==> flow/design.v <==
`timescale 1ns / 1ps
module compff2(ce,clk,x1,img1,x2,img2,y1,img3,y2,img4);
input ce,clk;
input signed [15:0] x1,img1,x2,img2;
output reg signed [15:0] y1,img3,y2,img4;
always @(posedge clk)
begin
y1 <= x1+x2;
img3 <= img1+ img2 ;
y2 <= x1-x2;
img4 <= img1 - img2;
end
endmodule
`timescale 1ns / 1ps
module compff4(ce,clk,xa1,imga1,xa2,imga2,xa3,imga3,xa4,imga4,yb1,imgb1,yb2,imgb2,yb3,imgb3,yb4,imgb4);
input ce,clk;
input signed[15:0] xa1,imga1,xa2,imga2,xa3,imga3,xa4,imga4;
output reg signed [15:0]yb1,imgb1,yb2,imgb2,yb3,imgb3,yb4,imgb4;
wire signed [15:0] yc1,imgc1,yc2,imgc2,yc3,imgc3,yc4,imgc4;
compff2 a0(ce,clk,xa1,imga1,xa3,imga3,yc1,imgc1,yc2,imgc2);
compff2 a1(ce,clk,xa2,imga2,xa4,imga4,yc3,imgc3,yc4,imgc4);
always @(posedge clk)
begin 
yb1 <= yc1 + yc3;
imgb1 <= imgc1 + imgc3;
yb2 <= yc2 + imgc4;
imgb2 <=  imgc2 - yc4 ;
yb3 <= yc1 - yc3;
imgb3 <= imgc1 - imgc3;
yb4 <= yc2 - imgc4;
imgb4 <= imgc2 +  yc4 ;
end
endmodule
`timescale 1ns / 1ps
module compff8(ce,clk,xg1,imgg1,xg2,imgg2,xg3,imgg3,xg4,imgg4,xg5,imgg5,xg6,imgg6,xg7,imgg7,xg8,imgg8,yh1,imgh1,yh2,imgh2,yh3,imgh3,yh4,imgh4,yh5,imgh5,yh6,imgh6,yh7,imgh7,yh8,imgh8);
input ce,clk;
input signed[15:0] xg1,imgg1,xg2,imgg2,xg3,imgg3,xg4,imgg4,xg5,imgg5,xg6,imgg6,xg7,imgg7,xg8,imgg8;
output reg signed[15:0] yh1,imgh1,yh2,imgh2,yh3,imgh3,yh4,imgh4,yh5,imgh5,yh6,imgh6,yh7,imgh7,yh8,imgh8;
wire signed [15:0] ya[7:0],imga[7:0];
compff4 b1(ce,clk,xg1,imgg1,xg3,imgg3,xg5,imgg5,xg7,imgg7,ya[0],imga[0],ya[1],imga[1],ya[2],imga[2],ya[3],imga[3]);
compff4 b2(ce,clk,xg2,imgg2,xg4,imgg4,xg6,imgg6,xg8,imgg8,ya[4],imga[4],ya[5],imga[5],ya[6],imga[6],ya[7],imga[7]);
function signed [15:0] m707;
input signed [15:0] s;
reg signed [31:0] p;
begin
p = s * 32'sd23167 + 32'sd16384;
m707 = p[30:15];
end
endfunction
always @(posedge clk)                
begin
yh1 <= ya[0] + ya[4]  ;
imgh1 <= imga[0] + imga[4] ;
yh2 <= ya[1]+ m707(ya[5] + imga[5]) ;
imgh2 <= imga[1]+ m707(imga[5] - ya[5]) ;
yh3 <= ya[2] + imga[6];
imgh3 <= imga[2] - ya[6];
yh4 <= ya[3] + m707(imga[7] - ya[7]);
imgh4 <= imga[3] - m707(ya[7] + imga[7]);
yh5 <= ya[0] - ya[4];
imgh5 <= imga[0] - imga[4];
yh6 <= ya[1] - m707(ya[5] + imga[5]);
imgh6 <= imga[1] + m707( ya[5] - imga[5]);
yh7 <= ya[2] - imga[6];
imgh7 <= imga[2] + ya[6];
yh8 <= ya[3] + m707(ya[7] - imga[7]);
imgh8 <= imga[3] + m707(ya[7] + imga[7]);
end
endmodule
==> reports on compff8 <==
* Step by step through the tools: compff8 *
Each step is given for the RTL above and for the edited RTL.
Lines under "unedited" count in the file above, lines under "edited" in the edited file.
"difference" is "edited" less "unedited", of the values as shown; "rel. change" is that difference over "unedited", in percent.
Operators carry their Yosys type and port widths (W data, S select, Z words).
Cell names lack the library's common part.
Not given: --

set-up
  top = compff8
  clock input = clk
  library = sky130hd
  corner = tt_025C_1v80

* The edit *
Unified diff, file above to edited file.
This change comes from a script, not from a designer. The edited design behaves differently; no optimisation was intended.

begin of diff
@@ -33,8 +33,10 @@
 endmodule
 `timescale 1ns / 1ps
-module compff8(ce,clk,xg1,imgg1,xg2,imgg2,xg3,imgg3,xg4,imgg4,xg5,imgg5,xg6,imgg6,xg7,imgg7,xg8,imgg8,yh1,imgh1,yh2,imgh2,yh3,imgh3,yh4,imgh4,yh5,imgh5,yh6,imgh6,yh7,imgh7,yh8,imgh8);
+module compff8(ce,clk,xg1,imgg1,xg2,imgg2,xg3,imgg3,xg4,imgg4,xg5_in,imgg5,xg6,imgg6,xg7,imgg7,xg8,imgg8,yh1,imgh1,yh2,imgh2,yh3,imgh3,yh4,imgh4,yh5,imgh5,yh6,imgh6,yh7,imgh7,yh8,imgh8);
 input ce,clk;
-input signed[15:0] xg1,imgg1,xg2,imgg2,xg3,imgg3,xg4,imgg4,xg5,imgg5,xg6,imgg6,xg7,imgg7,xg8,imgg8;
+input signed[15:0] xg1,imgg1,xg2,imgg2,xg3,imgg3,xg4,imgg4,xg5_in,imgg5,xg6,imgg6,xg7,imgg7,xg8,imgg8;
 output reg signed[15:0] yh1,imgh1,yh2,imgh2,yh3,imgh3,yh4,imgh4,yh5,imgh5,yh6,imgh6,yh7,imgh7,yh8,imgh8;
+reg signed [15:0] xg5;
+always @(posedge clk) xg5 <= xg5_in;
 wire signed [15:0] ya[7:0],imga[7:0];
 compff4 b1(ce,clk,xg1,imgg1,xg3,imgg3,xg5,imgg5,xg7,imgg7,ya[0],imga[0],ya[1],imga[1],ya[2],imga[2],ya[3],imga[3]);
end of diff

* Elaborated design *
Source: Yosys, flattened and elaborated. Widths are those after wreduce; folded enables and synchronous resets count as part of the registers. Registers that Yosys merges into a memory's read port (data or address) are not register bits. Print and check cells do not count. Equal cells are merged and count once.

storage and ports
  element                          unedited  edited  difference  rel. change (%)
  bits in registers                768       784     +16         +2.08
  latch bits                       0         0       0           --
  RAM bits                         0         0       0           --
  ROM bits                         0         0       0           --
  clocked read ports x word width  0         0       0           --
  memory cells                     0         0       0           --
  output and inout port bits       256       256     0           0.00
  word-level cells                 114       115     +1          +0.88

cells by class
  element                    unedited  edited  difference  rel. change (%)
  add/subtract/negate cells  60        60      0           0.00
  $mul                       6         6       0           0.00
  divide/modulo/power cells  0         0       0           --
  order comparisons          0         0       0           --
  eq/ne operators            0         0       0           --
  shift operators            0         0       0           --
  mux-type cells             0         0       0           --
  bitwise operators          0         0       0           --
  reduce/logical cells       0         0       0           --

Operator kinds equal on both sides are left out: 4.

* Logic depth *
Depth = most cells in a row (Yosys ltp): at word level without a register or memory, in the mapped netlist without a sequential cell, where the memories' decode and read muxes count.

logic depth
  element                        unedited  edited  difference  rel. change (%)
  depth in word-level cells      4         4       0           0.00
  ABC_AREA                       0         0       --          --
  mapped depth                   45        45      0           0.00
  gate-level depth less buffers  45        45      0           0.00

* Mapped cells and area *
Yosys stat after the flow's synthesis: flattened, memories mapped to cells. It holds for the ABC_AREA given above (unset counts as 0); a run with the other value may have another netlist.

mapped netlist
  element                          unedited  edited   difference  rel. change (%)
  standard cells after synthesis   9194      9210     +16         +0.17
  cell area after synthesis (um2)  82761.9   83082.2  +320.3      +0.39
  flip-flops                       746       762      +16         +2.14
  buffer cells                     112       112      0           0.00

cell types
  cell type  unedited  edited  difference  rel. change (%)
  dfxtp_1    746       762     +16         +2.14

Cell types equal on both sides are left out: 88.
The figures by module come from a second, unflattened synthesis with its own total; it is not the netlist above.

unflattened totals
  element                             unedited  edited   difference  rel. change (%)
  cells (unflattened synthesis)       10076     10092    +16         +0.16
  area (unflattened synthesis) (um2)  88523.7   88844.0  +320.3      +0.36

Each row is one instance without its submodules.

by module, unedited
  module   instances  cells  area (um2)  sequential area (um2)
  compff8  1          5998   53680.2     5004.8
  compff2  4          520    4416.7      1241.2
  compff4  2          999    8588.2      2482.4

by module, edited
  module   instances  cells  area (um2)  sequential area (um2)
  compff8  1          6014   54000.5     5325.1
  compff2  4          520    4416.7      1241.2
  compff4  2          999    8588.2      2482.4

* Path before layout *
OpenSTA on the mapped netlist: ideal clock, no wires. The path of least setup slack (recovery checks aside). Input and output delay are each 20% of the period. Register names are those of the netlist, which keeps one name where synthesis merged equal registers.

timing path after synthesis
  element                        unedited              edited                difference  rel. change (%)
  kind                           register -> register  register -> register  --          --
  start                          register b2.imgb2[0]  register b2.imgb2[0]  --          --
  end                            register imgh2[15]    register imgh2[15]    --          --
  clock period (ns)              12.0                  12.0                  0.0         0.00
  arrival time (ns)              9.684                 9.684                 0.000       0.00
  required time (ns)             11.871                11.871                0.000       0.00
  slack (ns)                     2.186                 2.186                 0.000       --
  path delay (ns)                9.813                 9.813                 0.000       0.00
  stages                         40                    40                    0           0.00
  path buffers                   0                     0                     0           --
  synthesis period reached (ns)  9.814                 9.814                 0.000       0.00

"path delay" = arrival - input delay + setup time.
"stages": output pins that drive a net of the path, with the launching flip-flop's if there is one; two outputs of one cell count as two.
"synthesis period reached" is the clock period less the worst setup slack; recovery checks do not enter. This is arithmetic on one report: input and output delays are still those of the set period (20% each).
The rows between start and end are the longest chain of elaborated cells between them; the timing report does not say that the signal goes this way. Where chains are equally long, one stands for them.
Each line given opens the expression or statement behind the cell; cells for indexed reads and writes are added by Yosys, which also makes memories of some case tables.

between the ends, after synthesis, unedited
  cell sequence = dfxtp_1 > inv_1 > ha_1 > inv_1 > fa_1 > a21o_1 > a21oi_1 > o21bai_1 > a31oi_1 > o21ai_0 > o41ai_2 > nor2_1 > o21ai_0 > nand2b_1 > xnor2_1 > fa_1 > fa_1 > inv_1 > [... 4 more ...] > fa_1 > inv_1 > ha_1 > nand2_1 > or4_1 > nor3b_1 > o21ai_0 > a21boi_0 > nor2_1 > xnor2_1 > ha_1 > nor4_1 > nor4_1 > o21a_1 > o21ai_0 > a21boi_0 > a211oi_1 > xnor3_1
  cells in the longest elaborated chain = 4
  elaborated cells between the ends (all ways) = 4
  source lines of those cells = 2
  those cells by class = 3 x add/sub; 1 x mul

ends and longest elaborated chain, after synthesis, unedited
  element           RTL line  RTL
  start, declared   18        output reg signed [15:0]yb1,imgb1,yb2,imgb2,yb3,imgb3,yb4,imgb4;
  start, assigned   27        imgb2 <=  imgc2 - yc4 ;
  $sub A16 B16 Y16  55        imgh2 <= imga[1]+ m707(imga[5] - ya[5]) ;
  $mul A16 B16 Y31  46        p = s * 32'sd23167 + 32'sd16384;
  $add A31 B16 Y31  46
  $add A16 B16 Y16  55
  end, assigned     55
  end, declared     38        output reg signed[15:0] yh1,imgh1,yh2,imgh2,yh3,imgh3,yh4,imgh4,yh5,imgh5,yh6,imgh6,yh7,imgh7,yh8,imgh8;

between the ends, after synthesis, edited
  cell sequence = dfxtp_1 > inv_1 > ha_1 > inv_1 > fa_1 > a21o_1 > a21oi_1 > o21bai_1 > a31oi_1 > o21ai_0 > o41ai_2 > nor2_1 > o21ai_0 > nand2b_1 > xnor2_1 > fa_1 > fa_1 > inv_1 > [... 4 more ...] > fa_1 > inv_1 > ha_1 > nand2_1 > or4_1 > nor3b_1 > o21ai_0 > a21boi_0 > nor2_1 > xnor2_1 > ha_1 > nor4_1 > nor4_1 > o21a_1 > o21ai_0 > a21boi_0 > a211oi_1 > xnor3_1
  cells in the longest elaborated chain = 4
  elaborated cells between the ends (all ways) = 4
  source lines of those cells = 2
  those cells by class = 3 x add/sub; 1 x mul

ends and longest elaborated chain, after synthesis, edited
  element           RTL line  RTL
  start, declared   18        output reg signed [15:0]yb1,imgb1,yb2,imgb2,yb3,imgb3,yb4,imgb4;
  start, assigned   27        imgb2 <=  imgc2 - yc4 ;
  $sub A16 B16 Y16  57        imgh2 <= imga[1]+ m707(imga[5] - ya[5]) ;
  $mul A16 B16 Y31  48        p = s * 32'sd23167 + 32'sd16384;
  $add A31 B16 Y31  48
  $add A16 B16 Y16  57
  end, assigned     57
  end, declared     38        output reg signed[15:0] yh1,imgh1,yh2,imgh2,yh3,imgh3,yh4,imgh4,yh5,imgh5,yh6,imgh6,yh7,imgh7,yh8,imgh8;

* Path in the finished layout *
From the final timing report of the runs of set A: the path of least setup slack in the routed layout; clock arrival at registers is part of the times.

timing path post-layout
  element             unedited                  edited                difference  rel. change (%)
  kind                register -> register      register -> register  --          --
  start               register (no name shown)  register b2.imgb2[1]  --          --
  end                 register imgh8[15]        register imgh6[14]    --          --
  clock period (ns)   11.2                      11.2                  0.0         0.00
  arrival time (ns)   11.20                     11.23                 +0.03       +0.27
  required time (ns)  11.78                     11.85                 +0.07       +0.59
  slack (ns)          0.58                      0.62                  +0.04       --
  stages              38                        40                    +2          +5.26
  path buffers        0                         0                     0           --

The rows between start and end are the longest chain of elaborated cells between them; the timing report does not say that the signal goes this way. Where chains are equally long, one stands for them.

between the ends, post-layout, unedited
  cell sequence = dfxtp_1 > ha_1 > inv_1 > fa_1 > o21bai_1 > a21oi_1 > o21ai_0 > nand4b_1 > nand3_1 > nand2_1 > xnor2_1 > inv_1 > xnor2_1 > inv_1 > fa_1 > inv_1 > fa_1 > inv_1 > [... 2 more ...] > fa_1 > ha_1 > a21o_1 > nor3_1 > a211oi_1 > nor3_1 > nor2b_1 > or2_2 > xor2_1 > ha_1 > a21oi_1 > o211ai_1 > a31oi_1 > nor2_1 > o21a_1 > o41ai_1 > o21ai_0 > xor2_1

ends and longest elaborated chain, post-layout, unedited
  element        RTL line  RTL
  end, assigned  67        imgh8 <= imga[3] + m707(ya[7] + imga[7]);
  end, declared  38        output reg signed[15:0] yh1,imgh1,yh2,imgh2,yh3,imgh3,yh4,imgh4,yh5,imgh5,yh6,imgh6,yh7,imgh7,yh8,imgh8;

unedited: No chain of elaborated cells between the ends is given.

between the ends, post-layout, edited
  cell sequence = dfxtp_1 > inv_1 > ha_1 > nor2b_1 > o21ai_0 > a21oi_1 > o31a_1 > o21ai_1 > a21boi_0 > o21a_1 > nor3_1 > inv_2 > ha_1 > xnor2_1 > fa_1 > inv_1 > ha_1 > inv_1 > [... 4 more ...] > ha_1 > nand3_1 > nor2_1 > o31ai_1 > a211oi_1 > o21a_1 > nor2_1 > xnor2_1 > ha_1 > a21oi_1 > o21bai_1 > a21oi_1 > o21bai_1 > a211oi_1 > o21ai_0 > a31o_2 > a21oi_1 > xnor2_1
  cells in the longest elaborated chain = 4
  elaborated cells between the ends (all ways) = 4
  source lines of those cells = 2
  those cells by class = 3 x add/sub; 1 x mul

ends and longest elaborated chain, post-layout, edited
  element           RTL line  RTL
  start, declared   18        output reg signed [15:0]yb1,imgb1,yb2,imgb2,yb3,imgb3,yb4,imgb4;
  start, assigned   27        imgb2 <=  imgc2 - yc4 ;
  $sub A16 B16 Y16  65        imgh6 <= imga[1] + m707( ya[5] - imga[5]);
  $mul A16 B16 Y31  48        p = s * 32'sd23167 + 32'sd16384;
  $add A31 B16 Y31  48
  $add A16 B16 Y16  65
  end, assigned     65
  end, declared     38        output reg signed[15:0] yh1,imgh1,yh2,imgh2,yh3,imgh3,yh4,imgh4,yh5,imgh5,yh6,imgh6,yh7,imgh7,yh8,imgh8;

* Flow runs *
Both versions went through the flow (Yosys, OpenROAD) with the same settings in each pair. Constraints: input delay and output delay 20% of the set period each, output load 0.01 pF.

flow settings, set A
  period_ns = 11.2
  CAP_MARGIN = 20
  CORE_MARGIN = 2
  CORE_UTILIZATION = 40
  SLEW_MARGIN = 20

measured results, set A
  element                                                  unedited  edited    difference  rel. change (%)
  synthesis area (um2)                                     82761.9   83082.2   +320.3      +0.39
  area inside the die boundary (um2)                       210557.0  211365.0  +808.0      +0.38
  area of the standard cells in the finished layout (um2)  94569.4   95190.0   +620.6      +0.66
  utilization after routing (%)                            46.1      46.0      -0.1        --
  worst setup slack after layout (ns)                      0.576     0.621     +0.045      --
  summed negative setup slack (ns)                         0.000     0.000     0.000       --
  post-route worst hold slack (ns)                         0.618     0.575     -0.043      --
  reached clock period (ns)                                10.624    10.579    -0.045      -0.42

flow settings, set B
  CAP_MARGIN = 40
  CORE_UTILIZATION = 16
  CTS_CLUSTER_DIAMETER = 216
  GPL_TIMING_DRIVEN = 0
  SETUP_SLACK_MARGIN = 0.98
  SLEW_MARGIN = 15
  period_ns = 6.22
  CORE_MARGIN = 2

measured results, set B
  element                                                  unedited  edited    difference  rel. change (%)
  synthesis area (um2)                                     82761.9   83082.2   +320.3      +0.39
  area inside the die boundary (um2)                       523033.0  525045.0  +2012.0     +0.38
  area of the standard cells in the finished layout (um2)  107957.0  109076.0  +1119.0     +1.04
  utilization after routing (%)                            20.9      21.1      +0.2        --
  worst setup slack after layout (ns)                      -3.298    -3.436    -0.138      --
  summed negative setup slack (ns)                         -262.855  -285.058  -22.203     --
  post-route worst hold slack (ns)                         0.603     0.596     -0.007      --
  reached clock period (ns)                                9.518     9.656     +0.138      +1.45

"reached clock period" = clock period - worst setup slack. The figure is calculated, with input and output delays left at 20% of the set period.
